==> flow/design.v <==
`timescale 1ns/1ns
module IF (
    input           clk,rst,sel,
    input   [31:0]  Shift_address,
    output  [31:0]  PC,
    output  [31:0]  PC_out);
    wire [31:0] PC1;
    assign PC_out = PC + 32'd1;
    mux2_1 mux (PC_out, Shift_address,sel,PC1);
    D_32 d1(PC1,PC,clk,rst);
endmodule
module IF_ID (
    input   [31:0]  in1,in2,
    input           clk,rst,flush,
    output  [31:0]  out1,out2);
    reg [31:0] instr;
    D_32 d1(in1,out1,clk,rst);
    always @ (posedge clk or posedge rst)
    begin
    if(rst==1)
    instr<=32'hFC000000;
    else if(flush)
    instr<=32'hFC000000;
    else
    instr<=in2;
    end
    assign out2 = instr;
endmodule
module ID (
    input       [31:0]  in1,WriteData,
    input               clk,rst,RegWrite,
    input       [4:0]   Destination,
    output      [31:0]  Data1,Data2,
    output      [31:0]  extend,
    output      [4:0]   Rd,Rs,Rt);
    assign extend = {{16{in1[15]}}, in1[15:0]};
    assign Rd = in1[15:11];
    assign Rs = in1[25:21];
    assign Rt = in1[20:16];
    RegFile File (clk,rst,RegWrite,in1[25:21],in1[20:16],Destination,WriteData,Data1,Data2);
endmodule
module control( Instruction, WB,MEM,EX);
    input [31:0] Instruction;
    output       MEM,WB;
    output [3:0] EX;
    reg     [1:0]   ALUOp;
    reg             ALUSrc,Branch,RegWrite,RegDst;
    always @(*) begin
        case(Instruction[31:26])
            6'b000000: begin
                ALUOp = 2'b10;
                ALUSrc = 0;
                Branch = 0;
                RegWrite = 1;
                RegDst = 1;
            end
            6'b000100: begin
                ALUOp = 2'b01;
                ALUSrc = 0;
                Branch = 1;
                RegWrite = 0;
                RegDst = 0;
            end
            6'b001000: begin
                ALUOp = 2'b00;
                ALUSrc = 1;
                Branch = 0;
                RegWrite = 1;
                RegDst = 0;
            end
            default: begin
                ALUOp = 2'b00;
                ALUSrc = 0;
                Branch = 0;
                RegWrite = 0;
                RegDst = 0;
            end
        endcase
    end
    assign WB = RegWrite;
    assign MEM = Branch;
    assign EX = {RegDst,ALUOp,ALUSrc};
endmodule
module RegFile(
    input           clk,reset,RegWrite,
    input   [4:0]   ReadReg1,ReadReg2,WriteReg,
    input   [31:0]  WriteData,
    output  [31:0]  ReadData1,ReadData2);
    wire [31:0] r[31:0];
    wire [31:0] enable;
    wire [31:0] out1,out2;
    genvar i;
    decoder d(WriteReg,enable);
    generate
    for(i=0;i<32;i=i+1) begin : regs
    dff_reg f(clk,reset,RegWrite & enable[i],WriteData,r[i]);
    end
    endgenerate
    assign out1 = r[ReadReg1];
    assign out2 = r[ReadReg2];
    assign ReadData1 = (RegWrite && WriteReg == ReadReg1) ? WriteData : out1;
    assign ReadData2 = (RegWrite && WriteReg == ReadReg2) ? WriteData : out2;
endmodule
module ID_EX (
    input   [31:0]  in1, in2, in3, in4,
    input   [4:0]   in5,in6,in7,
    input   [3:0]   ex_in,
    input           clk,rst,flush,mem_in,wb_in,
    output  [4:0]   Rd,Rs,Rt,
    output  [31:0]  A,B,Address,extend,
    output          mem_out,wb_out,ALUSrc,RegDst,
    output  [1:0]   ALUOp);
    D_32 d1(in1,A,clk,rst);
    D_32 d2(in2,B,clk,rst);
    D_32 d3(in3,Address,clk,rst);
    D_32 d4(in4,extend,clk,rst);
    D_5 d5(in5,Rd,clk,rst);
    D_5 d6(in6,Rs,clk,rst);
    D_5 d7(in7,Rt,clk,rst);
    d_ff     ff1     (.clk(clk),.rst(rst),.d(wb_in & ~flush),.q(wb_out));
    d_ff     ff3     (.clk(clk),.rst(rst),.d(mem_in & ~flush),.q(mem_out));
    d_ff     ff6     (.clk(clk),.rst(rst),.d(ex_in[0]),.q(ALUSrc));
    d_ff     ff8     (.clk(clk),.rst(rst),.d(ex_in[1]),.q(ALUOp[0]));
    d_ff     ff9     (.clk(clk),.rst(rst),.d(ex_in[2]),.q(ALUOp[1]));
    d_ff     ff10    (.clk(clk),.rst(rst),.d(ex_in[3]),.q(RegDst));
endmodule
module EX(
    input   [31:0]  pc,extended,reg1,reg2,data,wbdata,
    input           ALUSrc,RegDst,
    input   [1:0]   ALUOp,
    input   [4:0]   Rd,Rt,
    input   [1:0]   A,B,
    output  [31:0]  pc_in,alu_result,
    output  [4:0]   dst,
    output          zero);
    wire [31:0] ALUIn1,ALUIn2,ALUIn2_temp;
    wire op0,op1,op2;
    bit32ADD pc_add      (.in1(pc),.in2(extended<<2),.out(pc_in));
    mux2_1   mux_alu     (.in1(ALUIn2_temp),.in2(extended),.sel(ALUSrc),.out(ALUIn2));
    mux3_1   mux_alu_2   (.in1(reg2),.in2(data),.in3(wbdata),.sel(B),.out(ALUIn2_temp));
    mux3_1   mux_alu_1   (.in1(reg1),.in2(data),.in3(wbdata),.sel(A),.out(ALUIn1));
    MyALU    alu         (.in1(ALUIn1),.in2(ALUIn2),.op({op0|op2,op1}),.alu_result(alu_result),.zero(zero));
    ALU_ctrl ctrl        (.func(extended[5:0]),.alu_op0(ALUOp[0]),.alu_op1(ALUOp[1]),.op({op2,op1,op0}));
    assign dst = RegDst ? Rd : Rt;
endmodule
module MyALU(
    input [31:0] in1,in2,
    input [1:0] op,
    output [31:0] alu_result,
    output zero);
    wire [31:0] and_wire, or_wire, add_wire, sub_wire;
    bit32AND  and_op    (.in1(in1),.in2(in2),.out(and_wire));
    bit32OR   or_op     (.in1(in1),.in2(in2),.out(or_wire));
    bit32ADD  add_op    (.in1(in1),.in2(in2),.out(add_wire));
    bit32SUB  sub_op    (.in1(in1),.in2(in2),.out(sub_wire));
    bit32_4to1mux mux (.in1(and_wire),.in2(add_wire),.in3(or_wire),.in4(sub_wire),.sel(op),.out(alu_result));
    assign zero = (alu_result == 32'b0);
endmodule
module ALU_ctrl (func,alu_op0,alu_op1,op);
    input alu_op0,alu_op1;
    input [5:0] func;
    output [2:0] op;
    assign op[0] = (~alu_op1 & alu_op0) | (alu_op1 & func[1]);
    assign op[1] = (~func[2]) | (~alu_op1);
    assign op[2] = (func[1] & alu_op1) | alu_op0;
endmodule
module EX_MEM(
    input   [31:0]  pc_in,alu_result_in,
    input   [4:0]   dstreg_in,
    input           zero_in,clk,rst,flush,wb_in,mem_in,
    output  [31:0]  pc_out,alu_result_out,
    output  [4:0]   dstreg_out,
    output          zero_out,mem_out,wb_out);
    D_32   pc_reg              (.in(pc_in),.clk(clk),.rst(rst),.out(pc_out));
    D_32   alu_result_reg      (.in(alu_result_in),.clk(clk),.rst(rst),.out(alu_result_out));
    D_5    dstreg_reg          (.in(dstreg_in),.clk(clk),.rst(rst),.out(dstreg_out));
    d_ff   zero_reg            (.d(zero_in),.clk(clk),.rst(rst),.q(zero_out));
    d_ff   RegWrite_reg        (.d(wb_in & ~flush),.clk(clk),.rst(rst),.q(wb_out));
    d_ff   branch_reg          (.d(mem_in & ~flush),.clk(clk),.rst(rst),.q(mem_out));
endmodule
module MEM(
    input           branch,zero,
    output          PCSrc);
    and     g1          (PCSrc,branch,zero);
endmodule
module MEM_WB(
    input   [31:0]  alu_result_in,
    input   [4:0]   dstreg_in,
    input           clk,rst,wb_in,
    output  [31:0]  alu_result_out,
    output  [4:0]   dstreg_out,
    output          RegWrite);
    D_32   alu_result  (.in(alu_result_in),.clk(clk),.rst(rst),.out(alu_result_out));
    D_5    dstreg_reg  (.in(dstreg_in),.clk(clk),.rst(rst),.out(dstreg_out));
    d_ff   wb_reg      (.d(wb_in),.clk(clk),.rst(rst),.q(RegWrite));
endmodule
module WB(
    input   [31:0]  alu_result,
    output  [31:0]  write_data);
    assign write_data = alu_result;
endmodule
module hazard(input [4:0] Rs,Rt,Rd_mem,Rd_wb,
    input wb_mem,wb_wb,
    output reg [1:0] A,B);
    always @(*) begin
        if (wb_mem && Rs == Rd_mem)     A = 2'd1;
        else if (wb_wb && Rs == Rd_wb)  A = 2'd2;
        else                            A = 2'd0;
        if (wb_mem && Rt == Rd_mem)     B = 2'd1;
        else if (wb_wb && Rt == Rd_wb)  B = 2'd2;
        else                            B = 2'd0;
    end
endmodule
module mux2_1(in1,in2,sel,out);
    input [31:0] in1,in2;
    input sel;
    output reg [31:0]out;
    always @*
    begin
    case (sel)
    1'b0: out=in1;
    1'b1: out=in2;
    endcase
    end
endmodule
module mux3_1(in1,in2,in3,sel,out);
    input [31:0] in1,in2,in3;
    input [1:0] sel;
    output reg [31:0]out;
    always @*
    begin
    case (sel)
    2'd1: out=in2;
    2'd2: out=in3;
    default: out=in1;
    endcase
    end
endmodule
module bit32_4to1mux(
    output [31:0] out,
    input [31:0] in1,in2,in3,in4,
    input [1:0] sel);
    wire [31:0] out1,out2;
    mux2_1 mux1(.out(out1),.sel(sel[0]),.in1(in1),.in2(in2));
    mux2_1 mux2(.out(out2),.sel(sel[0]),.in1(in3),.in2(in4));
    mux2_1 mux3(.out(out),.sel(sel[1]),.in1(out1),.in2(out2));
endmodule
module bit32AND (
    output [31:0] out,
    input [31:0] in1,in2);
    assign {out}=in1 & in2;
endmodule
module bit32OR (
    output [31:0] out,
    input [31:0] in1,in2);
    assign {out}=in1 | in2;
endmodule
module bit32ADD (
    output [31:0] out,
    input [31:0] in1,in2);
    assign {out}=in1 + in2;
endmodule
module bit32SUB (
    output [31:0] out,
    input [31:0] in1,in2);
    assign {out}=in1 + (~in2) + 1;
endmodule
module d_ff(
    input d,clk,rst,
    output reg q);
    always @(posedge clk or posedge rst) begin
        if(rst)
            q <= 1'b0;
        else
            q <= d;
    end
endmodule
module D_32(in,out,clk,rst);
    input[31:0] in;
    input clk,rst;
    output reg [31:0] out;
    always @ (posedge clk or posedge rst)
    begin
    if(rst==1)
    out<=0;
    else
    out<=in;
    end
endmodule
module dff_reg(clk,rst,en,D,Q);
    input [31:0] D;
    input clk,rst,en;
    output reg [31:0]Q;
    always @(posedge clk or posedge rst)
    begin
    if(rst==1)
    Q<=32'd0;
    else if(en)
    Q<=D;
    end
endmodule
module D_5(in,out,clk,rst);
    input[4:0] in;
    input clk,rst;
    output reg [4:0] out;
    always @ (posedge clk or posedge rst)
    begin
    if(rst==1)
    out<=0;
    else
    out<=in;
    end
endmodule
module decoder(in,out);
    input [4:0] in;
    output [31:0] out;
    assign out = 32'd1 << in;
endmodule
module mips_top (
    input           clk,
    input           rst,
    output  [31:0]  imem_addr,
    input   [31:0]  imem_data,
    output          wb_en,
    output  [4:0]   wb_reg,
    output  [31:0]  wb_data);
    wire            flush;
    wire            PCSrc,RegWrite,ALUSrc,RegDst,zero_EXOut,zero_MEMIn,branch;
    wire    [1:0]   ALUOp;
    wire    [3:0]   EX_ctrl;
    wire            MEM_ctrl,MEM_ctrl1;
    wire            WB_ctrl,WB_ctrl1,WB_ctrl2;
    wire    [31:0]  Shift_address,WriteData;
    wire    [31:0]  Rs_IDOut,Rt_IDOut,Rs_EXIn,Rt_EXIn;
    wire    [31:0]  extended_IDOut,extended_EXIn;
    wire    [31:0]  instr_IDIn;
    wire    [31:0]  PC_IFOut,PC_IDIn,PC_EXIn,PC_EXOut;
    wire    [31:0]  ALUResult_EXOut,ALUResult_MEMIn,ALUResult_WBIn;
    wire    [1:0]   a,b;
    wire    [4:0]   WriteReg,Rs_out,Rt_out,Rd_addr_IDOut,Rs_Addr_ID_out,Rt_Addr_ID_out,Rd_addr_EXIn,Dst_EXOut,Rd_addr_MEMIn;
    IF      fetch   (.clk(clk),.rst(rst),.sel(PCSrc),.Shift_address(Shift_address),.PC_out(PC_IFOut),.PC(imem_addr));
    IF_ID   if_id   (.clk(clk),.rst(rst),.flush(flush),.in1(PC_IFOut),.in2(imem_data),.out1(PC_IDIn),.out2(instr_IDIn));
    ID      decode  (.clk(clk),.rst(rst),.in1(instr_IDIn),.WriteData(WriteData),.RegWrite(RegWrite),
                     .Destination(WriteReg),.Data1(Rs_IDOut),.Data2(Rt_IDOut),.extend(extended_IDOut),
                     .Rd(Rd_addr_IDOut),.Rs(Rs_out),.Rt(Rt_out));
    control ctrl    (.Instruction(instr_IDIn),.EX(EX_ctrl),.MEM(MEM_ctrl),.WB(WB_ctrl));
    ID_EX   id_ex   (.clk(clk),.rst(rst),.flush(flush),.in1(Rs_IDOut),.in2(Rt_IDOut),.in3(PC_IDIn),.in4(extended_IDOut),
                     .in5(Rd_addr_IDOut),.in6(Rs_out),.in7(Rt_out),.ex_in(EX_ctrl),.mem_in(MEM_ctrl),.wb_in(WB_ctrl),
                     .Rd(Rd_addr_EXIn),.A(Rs_EXIn),.B(Rt_EXIn),.Address(PC_EXIn),.extend(extended_EXIn),
                     .wb_out(WB_ctrl1),.mem_out(MEM_ctrl1),.ALUSrc(ALUSrc),.RegDst(RegDst),.ALUOp(ALUOp),
                     .Rs(Rs_Addr_ID_out),.Rt(Rt_Addr_ID_out));
    EX      execute (.pc(PC_EXIn),.extended(extended_EXIn),.reg1(Rs_EXIn),.reg2(Rt_EXIn),.ALUSrc(ALUSrc),.RegDst(RegDst),
                     .ALUOp(ALUOp),.Rd(Rd_addr_EXIn),.Rt(Rt_Addr_ID_out),.dst(Dst_EXOut),
                     .pc_in(PC_EXOut),.alu_result(ALUResult_EXOut),.zero(zero_EXOut),
                     .data(ALUResult_MEMIn),.wbdata(WriteData),.A(a),.B(b));
    EX_MEM  ex_mem  (.clk(clk),.rst(rst),.flush(flush),.pc_in(PC_EXOut),.alu_result_in(ALUResult_EXOut),.dstreg_in(Dst_EXOut),
                     .zero_in(zero_EXOut),.wb_in(WB_ctrl1),.mem_in(MEM_ctrl1),.pc_out(Shift_address),
                     .alu_result_out(ALUResult_MEMIn),.dstreg_out(Rd_addr_MEMIn),.zero_out(zero_MEMIn),.mem_out(branch),
                     .wb_out(WB_ctrl2));
    MEM     mem     (.PCSrc(PCSrc),.branch(branch),.zero(zero_MEMIn));
    MEM_WB  mem_wb  (.clk(clk),.rst(rst),.alu_result_in(ALUResult_MEMIn),.dstreg_in(Rd_addr_MEMIn),.wb_in(WB_ctrl2),
                     .alu_result_out(ALUResult_WBIn),.dstreg_out(WriteReg),.RegWrite(RegWrite));
    WB      WriteBack (.alu_result(ALUResult_WBIn),.write_data(WriteData));
    hazard  hz      (.Rs(Rs_Addr_ID_out),.Rt(Rt_Addr_ID_out),.Rd_mem(Rd_addr_MEMIn),.Rd_wb(WriteReg),
                     .wb_mem(WB_ctrl2),.wb_wb(RegWrite),.A(a),.B(b));
    assign flush = PCSrc;
    assign wb_en   = RegWrite;
    assign wb_reg  = WriteReg;
    assign wb_data = WriteData;
endmodule
Appendix: tool output

======== Reports on mips_top ========
Each step is given for the RTL above and for the edited RTL.
Lines under "original" count in the file above, lines under "edited" in the edited file.
"change": "edited" minus "original" as printed here.
Operators carry their Yosys type and port widths (W data, S select, Z words).
Library cell names are shortened.
The mark n/a stands for no value.
set-up
  design top .............................. mips_top
  clock input ............................. clk
  standard-cell library ................... sky130hd
  corner .................................. tt_025C_1v80

======== The edit ========
The edit as a unified diff against the file above.
The edit is scripted: it alters the design's behaviour and was not made to optimise anything.
begin of diff
@@ -60,11 +60,4 @@
                 Branch = 1;
                 RegWrite = 0;
-                RegDst = 0;
-            end
-            6'b001000: begin
-                ALUOp = 2'b00;
-                ALUSrc = 1;
-                Branch = 0;
-                RegWrite = 1;
                 RegDst = 0;
             end
end of diff

======== Word level ========
Counts by Yosys on the flattened word-level netlist (proc, flatten, opt, wreduce). Print and check cells are left out. Cells with the same type and inputs are merged into one.
operators by class
  what                              original  edited  change
  add/sub/neg operators             5         5       0
  mux-type cells                    22        19      -3
  reductions and logical operators  11        10      -1
  eq/ne operators                   74        73      -1
  shifts and indexed selects        1         1       0
  bitwise logic cells               52        51      -1
operators with widths
  kind                     original  edited  change
  $mux W1                  4         2       -2
  $pmux W32 S2             7         6       -1
  $not A1 Y1               6         5       -1
  $eq A6 B4 Y1 const B     1         0       -1
  $reduce_or A2 Y1         1         0       -1
  $and A1 B1 Y1            39        39      0
  $eq A5 B5 Y1 const B     32        32      0
  $eq A5 B4 Y1 const B     16        16      0
  $eq A5 B3 Y1 const B     8         8       0
  $eq A5 B5 Y1             6         6       0
  $logic_and A1 B1 Y1      6         6       0
  $eq A5 B2 Y1 const B     4         4       0
  $mux W2                  4         4       0
  $or A1 B1 Y1             4         4       0
  $add A32 B32 Y32         3         3       0
  $mux W32                 3         3       0
  $add A32 B1 Y32 const B  2         2       0
  $eq A2 B1 Y1 const B     2         2       0
  $eq A2 B2 Y1 const B     2         2       0
  $eq A5 B1 Y1 const B     2         2       0
  $logic_not A5 Y1         2         2       0
  $pmux W32 S32            2         2       0
  $and A32 B32 Y32         1         1       0
  $eq A6 B3 Y1 const B     1         1       0
  $logic_not A32 Y1        1         1       0
  $logic_not A6 Y1         1         1       0
  $mux W5                  1         1       0
  $not A32 Y32             1         1       0
The list need not be complete.
storage and ports
  what                         original  edited  change
  output and inout port bits   70        70      0
  elaborated cells             222       215     -7
  flip-flop bits (word level)  1363      1362    -1
  input bits                   34        34      0

======== Longest topological paths ========
Yosys ltp: most cells in a row. Word level: on the elaborated netlist, between registers, memories and ports. Mapped: between sequential cells and ports; inverters and the memories' decode and read muxes count.
logic depth
  what                     original  edited  change
  depth after elaboration  13        12      -1
  ABC_AREA                 0         0       n/a
  depth in mapped cells    25        23      -2

======== Synthesis result ========
Yosys stat after the flow's synthesis: flattened, memories mapped to cells. It holds for the ABC_AREA given above (unset counts as 0); a run with the other value may have another netlist.
synthesis totals
  what                              original   edited     change
  area of sequential cells (mm^2)   0.0339901  0.0339651  -0.0000250
  flip-flop cells                   1358       1357       -1
  buffer cells                      543        528        -15
  cell area after synthesis (mm^2)  0.0680916  0.06781    -0.0002816
  cells in the netlist              5808       5782       -26
cell types
  cell type  original  edited  change
  nor2_1     227       188     -39
  a211oi_1   64        25      -39
  nand2_1    181       216     +35
  o21a_1     14        42      +28
  clkbuf_1   448       429     -19
  nor3_1     26        38      +12
  o21ai_0    142       153     +11
  inv_1      118       107     -11
  nor2b_1    7         16      +9
  and2_1     42        34      -8
  and3_1     17        25      +8
  buf_2      7         15      +8
  a21oi_1    166       159     -7
  xnor2_1    67        60      -7
  a221oi_1   329       323     -6
  nor4_1     15        21      +6
  a31oi_1    10        15      +5
  nand3_1    93        89      -4
The list need not be complete.
By module: a second synthesis without flattening, with its own total; a netlist apart from the flattened one above.
unflattened totals
  what                                     original   edited     change
  cell total of the unflattened synthesis  6303       6302       -1
  area (unflattened synthesis) (mm^2)      0.0783589  0.0783539  -0.0000050
Rows give one instance, submodules left out.
modules, original
  module    cells  instances  area (mm^2)
  dff_reg   69     32         0.0013488
  RegFile   2255   1          0.0147454
  D_32      33     9          0.0008045
  bit32ADD  202    2          0.0014989
  mux2_1    36     5          0.0005443
  bit32SUB  264    1          0.001848
  mux3_1    113    2          0.0006369
  IF_ID     68     1          0.0010335
  IF        96     1          0.0006844
  D_5       6      5          0.0001289
  ID        47     1          0.0003528
  d_ff      2      10         0.0000288
  hazard    30     1          0.0002502
  WB        32     1          0.0002402
original: Further modules, not shown: 13.
modules, edited
  module    cells  instances  area (mm^2)
  dff_reg   69     32         0.0013488
  RegFile   2255   1          0.0147454
  D_32      33     9          0.0008045
  bit32ADD  202    2          0.0014989
  mux2_1    36     5          0.0005443
  bit32SUB  264    1          0.001848
  mux3_1    113    2          0.0006369
  IF_ID     68     1          0.0010335
  IF        96     1          0.0006844
  D_5       6      5          0.0001289
  ID        47     1          0.0003528
  d_ff      2      10         0.0000288
  hazard    30     1          0.0002502
  WB        32     1          0.0002402
edited: Further modules, not shown: 13.

======== Timing after synthesis ========
OpenSTA on the mapped netlist: ideal clock, no wires. The path of least setup slack (recovery checks aside). Input and output delay are each 20% of the period. Register names are those of the netlist, which keeps one name where synthesis merged equal registers.
path post-synthesis
  what                           original                           edited                             change
  path kind                      reg-to-reg                         reg-to-reg                         n/a
  start                          register mem_wb.dstreg_reg.out[2]  register mem_wb.dstreg_reg.out[1]  n/a
  end                            register ex_mem.zero_reg.q         register ex_mem.zero_reg.q         n/a
  period (ns)                    8.0                                8.0                                0.0
  time at the first pin (ns)     0.000                              0.000                              0.000
  driving pins on the path       25                                 24                                 -1
  data arrival time (ns)         5.795                              6.282                              +0.487
  library setup time (ns)        0.096                              0.096                              0.000
  delay of the path (ns)         5.891                              6.378                              +0.487
  setup slack (ns)               2.110                              1.623                              -0.487
  synthesis period reached (ns)  5.89                               6.377                              +0.487
"delay of the path" is the arrival time less input delay plus setup time.
"driving pins on the path" counts driving pins, that of a launching flip-flop among them; a cell with two outputs on the path counts twice.
"synthesis period reached" is the clock period less the worst setup slack; recovery checks do not enter. This is arithmetic on one report: input and output delays are still those of the set period (20% each).
Between the ends stands the longest chain of elaborated cells between them, by number of cells; it is not shown to be the way that was timed. Of several equally long chains one is given.
Each line given opens the expression or statement behind the cell; cells for indexed reads and writes are added by Yosys, which also makes memories of some case tables.
between the ends, post-synthesis, original
  cells stage by stage .................... dfrtp_1 > clkbuf_1 > clkbuf_1 > xor2_1 > nor4_1 > and3_1 > clkbuf_1 > buf_1 > mux2i_1 > o21ai_0 > inv_1 > ha_1 > ha_1 > or2_1 > a311oi_2 > nor4b_4 > nor2_4 > o41ai_2 > o211ai_1 > a31oi_1 > or4_1 > or4_1 > nor4_1 > nand4b_1 > nor4_2
  cells in the longest elaborated chain ... 13
RTL lines, path post-synthesis, original
  what                 RTL line  RTL
  from (decl)          305       output reg [4:0] out;
  from (assign)        309       out<=0;
  from (assign)        311       out<=in;
  $eq A5 B5 Y1         210       else if (wb_wb && Rt == Rd_wb)  B = 2'd2;
  $logic_and A1 B1 Y1  210
  $mux W2              210
  $mux W2              209       if (wb_mem && Rt == Rd_mem)     B = 2'd1;
  $eq A2 B2 Y1         232       case (sel)
  $pmux W32 S2         232
  $pmux W32 S2         220       case (sel)
  $not A32 Y32         266       assign {out}=in1 + (~in2) + 1;
  $add A32 B32 Y32     266
  $add A32 B1 Y32      266
  $pmux W32 S2 x2      220
  $logic_not A32 Y1    157       assign zero = (alu_result == 32'b0);
  to (assign)          273       q <= 1'b0;
  to (assign)          275       q <= d;
  to (decl)            270       output reg q);
Nets of the timed path that keep an RTL name, with a line that drives or declares them; the list need not be complete.
nets with RTL names, path post-synthesis, original
  net                  RTL line
  ALUResult_EXOut[12]  220
between the ends, post-synthesis, edited
  cells stage by stage .................... dfrtp_1 > buf_1 > xor2_1 > nor4_1 > and3_1 > clkbuf_1 > buf_1 > mux2i_1 > o21ai_0 > inv_1 > ha_1 > ha_1 > or2_1 > xnor2_1 > mux4_2 > a211oi_1 > nor4b_2 > nand4b_1 > or4_1 > nor4_2 > or4b_1 > or4_1 > or4b_1 > nor4_2
  cells in the longest elaborated chain ... 12
RTL lines, path post-synthesis, edited
  what                 RTL line  RTL
  from (decl)          298       output reg [4:0] out;
  from (assign)        302       out<=0;
  from (assign)        304       out<=in;
  $eq A5 B5 Y1         203       else if (wb_wb && Rt == Rd_wb)  B = 2'd2;
  $logic_and A1 B1 Y1  203
  $mux W2              203
  $mux W2              202       if (wb_mem && Rt == Rd_mem)     B = 2'd1;
  $eq A2 B2 Y1         225       case (sel)
  $pmux W32 S2         225
  $not A32 Y32         259       assign {out}=in1 + (~in2) + 1;
  $add A32 B32 Y32     259
  $add A32 B1 Y32      259
  $pmux W32 S2 x2      213       case (sel)
  $logic_not A32 Y1    150       assign zero = (alu_result == 32'b0);
  to (assign)          266       q <= 1'b0;
  to (assign)          268       q <= d;
  to (decl)            263       output reg q);
nets with RTL names, path post-synthesis, edited
  net                 RTL line
  ALUResult_EXOut[2]  213

======== Timing after layout ========
From the final timing report of each run of pair 1: the path of least setup slack in the routed layout; clock arrival at registers is part of the times.
path after layout
  what                        original                           edited                             change
  path kind                   reg-to-reg                         reg-to-reg                         n/a
  start                       register mem_wb.dstreg_reg.out[2]  register mem_wb.dstreg_reg.out[1]  n/a
  end                         register ex_mem.zero_reg.q         register ex_mem.zero_reg.q         n/a
  setup slack (ns)            1.39                               0.78                               -0.61
  time at the first pin (ns)  0.83                               0.82                               -0.01
  period (ns)                 8.0                                8.0                                0.0
  data arrival time (ns)      7.30                               7.95                               +0.65
  library setup time (ns)     0.09                               0.09                               0.00
  driving pins on the path    22                                 20                                 -2
Between the ends stands the longest chain of elaborated cells between them, by number of cells; it is not shown to be the way that was timed. Of several equally long chains one is given.
between the ends, after layout, original
  cells stage by stage .................... dfrtp_1 > xor2_1 > nor4_1 > and3_2 > buf_4 > mux2i_1 > o21ai_0 > inv_1 > ha_1 > fa_1 > nor2_1 > o31a_1 > o22ai_2 > nor4_4 > o31ai_1 > o211ai_1 > a31oi_1 > or4_1 > or4_1 > nor4_1 > nand4b_1 > nor4_2
  cells in the longest elaborated chain ... 13
RTL lines, path after layout, original
  what                 RTL line  RTL
  from (decl)          305       output reg [4:0] out;
  from (assign)        309       out<=0;
  from (assign)        311       out<=in;
  $eq A5 B5 Y1         210       else if (wb_wb && Rt == Rd_wb)  B = 2'd2;
  $logic_and A1 B1 Y1  210
  $mux W2              210
  $mux W2              209       if (wb_mem && Rt == Rd_mem)     B = 2'd1;
  $eq A2 B2 Y1         232       case (sel)
  $pmux W32 S2         232
  $pmux W32 S2         220       case (sel)
  $not A32 Y32         266       assign {out}=in1 + (~in2) + 1;
  $add A32 B32 Y32     266
  $add A32 B1 Y32      266
  $pmux W32 S2 x2      220
  $logic_not A32 Y1    157       assign zero = (alu_result == 32'b0);
  to (assign)          273       q <= 1'b0;
  to (assign)          275       q <= d;
  to (decl)            270       output reg q);
Nets of the timed path that keep an RTL name, with a line that drives or declares them; the list need not be complete.
nets with RTL names, path after layout, original
  net                  RTL line
  ALUResult_EXOut[12]  220
between the ends, after layout, edited
  cells stage by stage .................... dfrtp_1 > xor2_1 > nor4_1 > and3_2 > buf_4 > mux2i_1 > o21ai_0 > ha_1 > or3_1 > or3_1 > a211oi_2 > or3_1 > a2111oi_2 > o41ai_1 > xnor2_1 > a211oi_1 > or4_1 > or4_1 > or4b_1 > nor4_2
  cells in the longest elaborated chain ... 12
RTL lines, path after layout, edited
  what                 RTL line  RTL
  from (decl)          298       output reg [4:0] out;
  from (assign)        302       out<=0;
  from (assign)        304       out<=in;
  $eq A5 B5 Y1         203       else if (wb_wb && Rt == Rd_wb)  B = 2'd2;
  $logic_and A1 B1 Y1  203
  $mux W2              203
  $mux W2              202       if (wb_mem && Rt == Rd_mem)     B = 2'd1;
  $eq A2 B2 Y1         225       case (sel)
  $pmux W32 S2         225
  $not A32 Y32         259       assign {out}=in1 + (~in2) + 1;
  $add A32 B32 Y32     259
  $add A32 B1 Y32      259
  $pmux W32 S2 x2      213       case (sel)
  $logic_not A32 Y1    150       assign zero = (alu_result == 32'b0);
  to (assign)          266       q <= 1'b0;
  to (assign)          268       q <= d;
  to (decl)            263       output reg q);
nets with RTL names, path after layout, edited
  net                  RTL line
  ALUResult_EXOut[25]  213

======== Flow runs ========
Both versions went through the flow (Yosys, OpenROAD) with the same settings in each pair. Constraints: input delay and output delay 20% of the set period each, output load 0.01 pF.
settings, pair 1
  CORE_UTILIZATION ........................ 40
  PLACE_DENSITY ........................... 0.6
  period_ns ............................... 8.0
  CAP_MARGIN .............................. 20
  CORE_MARGIN ............................. 2
  SLEW_MARGIN ............................. 20
final reports, pair 1
  what                                      original   edited     change
  total negative slack (ns)                 0.000      0.000      0.000
  post-route utilization (%)                45.6       45.5       -0.1
  setup slack of the worst path (ns)        1.388      0.780      -0.608
  standard-cell area after layout (mm^2)    0.0772441  0.0769013  -0.0003428
  total die area (mm^2)                     0.173547   0.172836   -0.000711
  chip area after synthesis (Yosys) (mm^2)  0.0680916  0.06781    -0.0002816
  achieved clock period (ns)                6.612      7.220      +0.608
  post-route worst hold slack (ns)          0.323      0.342      +0.019
settings, pair 2
  CORE_ASPECT_RATIO ....................... 1.07
  CORE_MARGIN ............................. 2
  CORE_UTILIZATION ........................ 61
  GPL_TIMING_DRIVEN ....................... 1
  MAX_ROUTING_LAYER ....................... met5
  PLACE_DENSITY_LB_ADDON .................. 0.17
  TNS_END_PERCENT ......................... 35
  period_ns ............................... 8.33
  CAP_MARGIN .............................. 20
  SLEW_MARGIN ............................. 20
final reports, pair 2
  what                                      original   edited     change
  total negative slack (ns)                 0.000      0.000      0.000
  post-route utilization (%)                68.5       68.6       +0.1
  setup slack of the worst path (ns)        1.799      1.148      -0.651
  standard-cell area after layout (mm^2)    0.0757451  0.0756676  -0.0000775
  total die area (mm^2)                     0.114316   0.113848   -0.000468
  chip area after synthesis (Yosys) (mm^2)  0.0680916  0.06781    -0.0002816
  achieved clock period (ns)                6.531      7.182      +0.651
  post-route worst hold slack (ns)          0.326      0.341      +0.015
"achieved clock period": clock period set for the run, less the worst setup slack. It is reckoned from that one timing run; input and output delays stay at 20% of the period that was set.
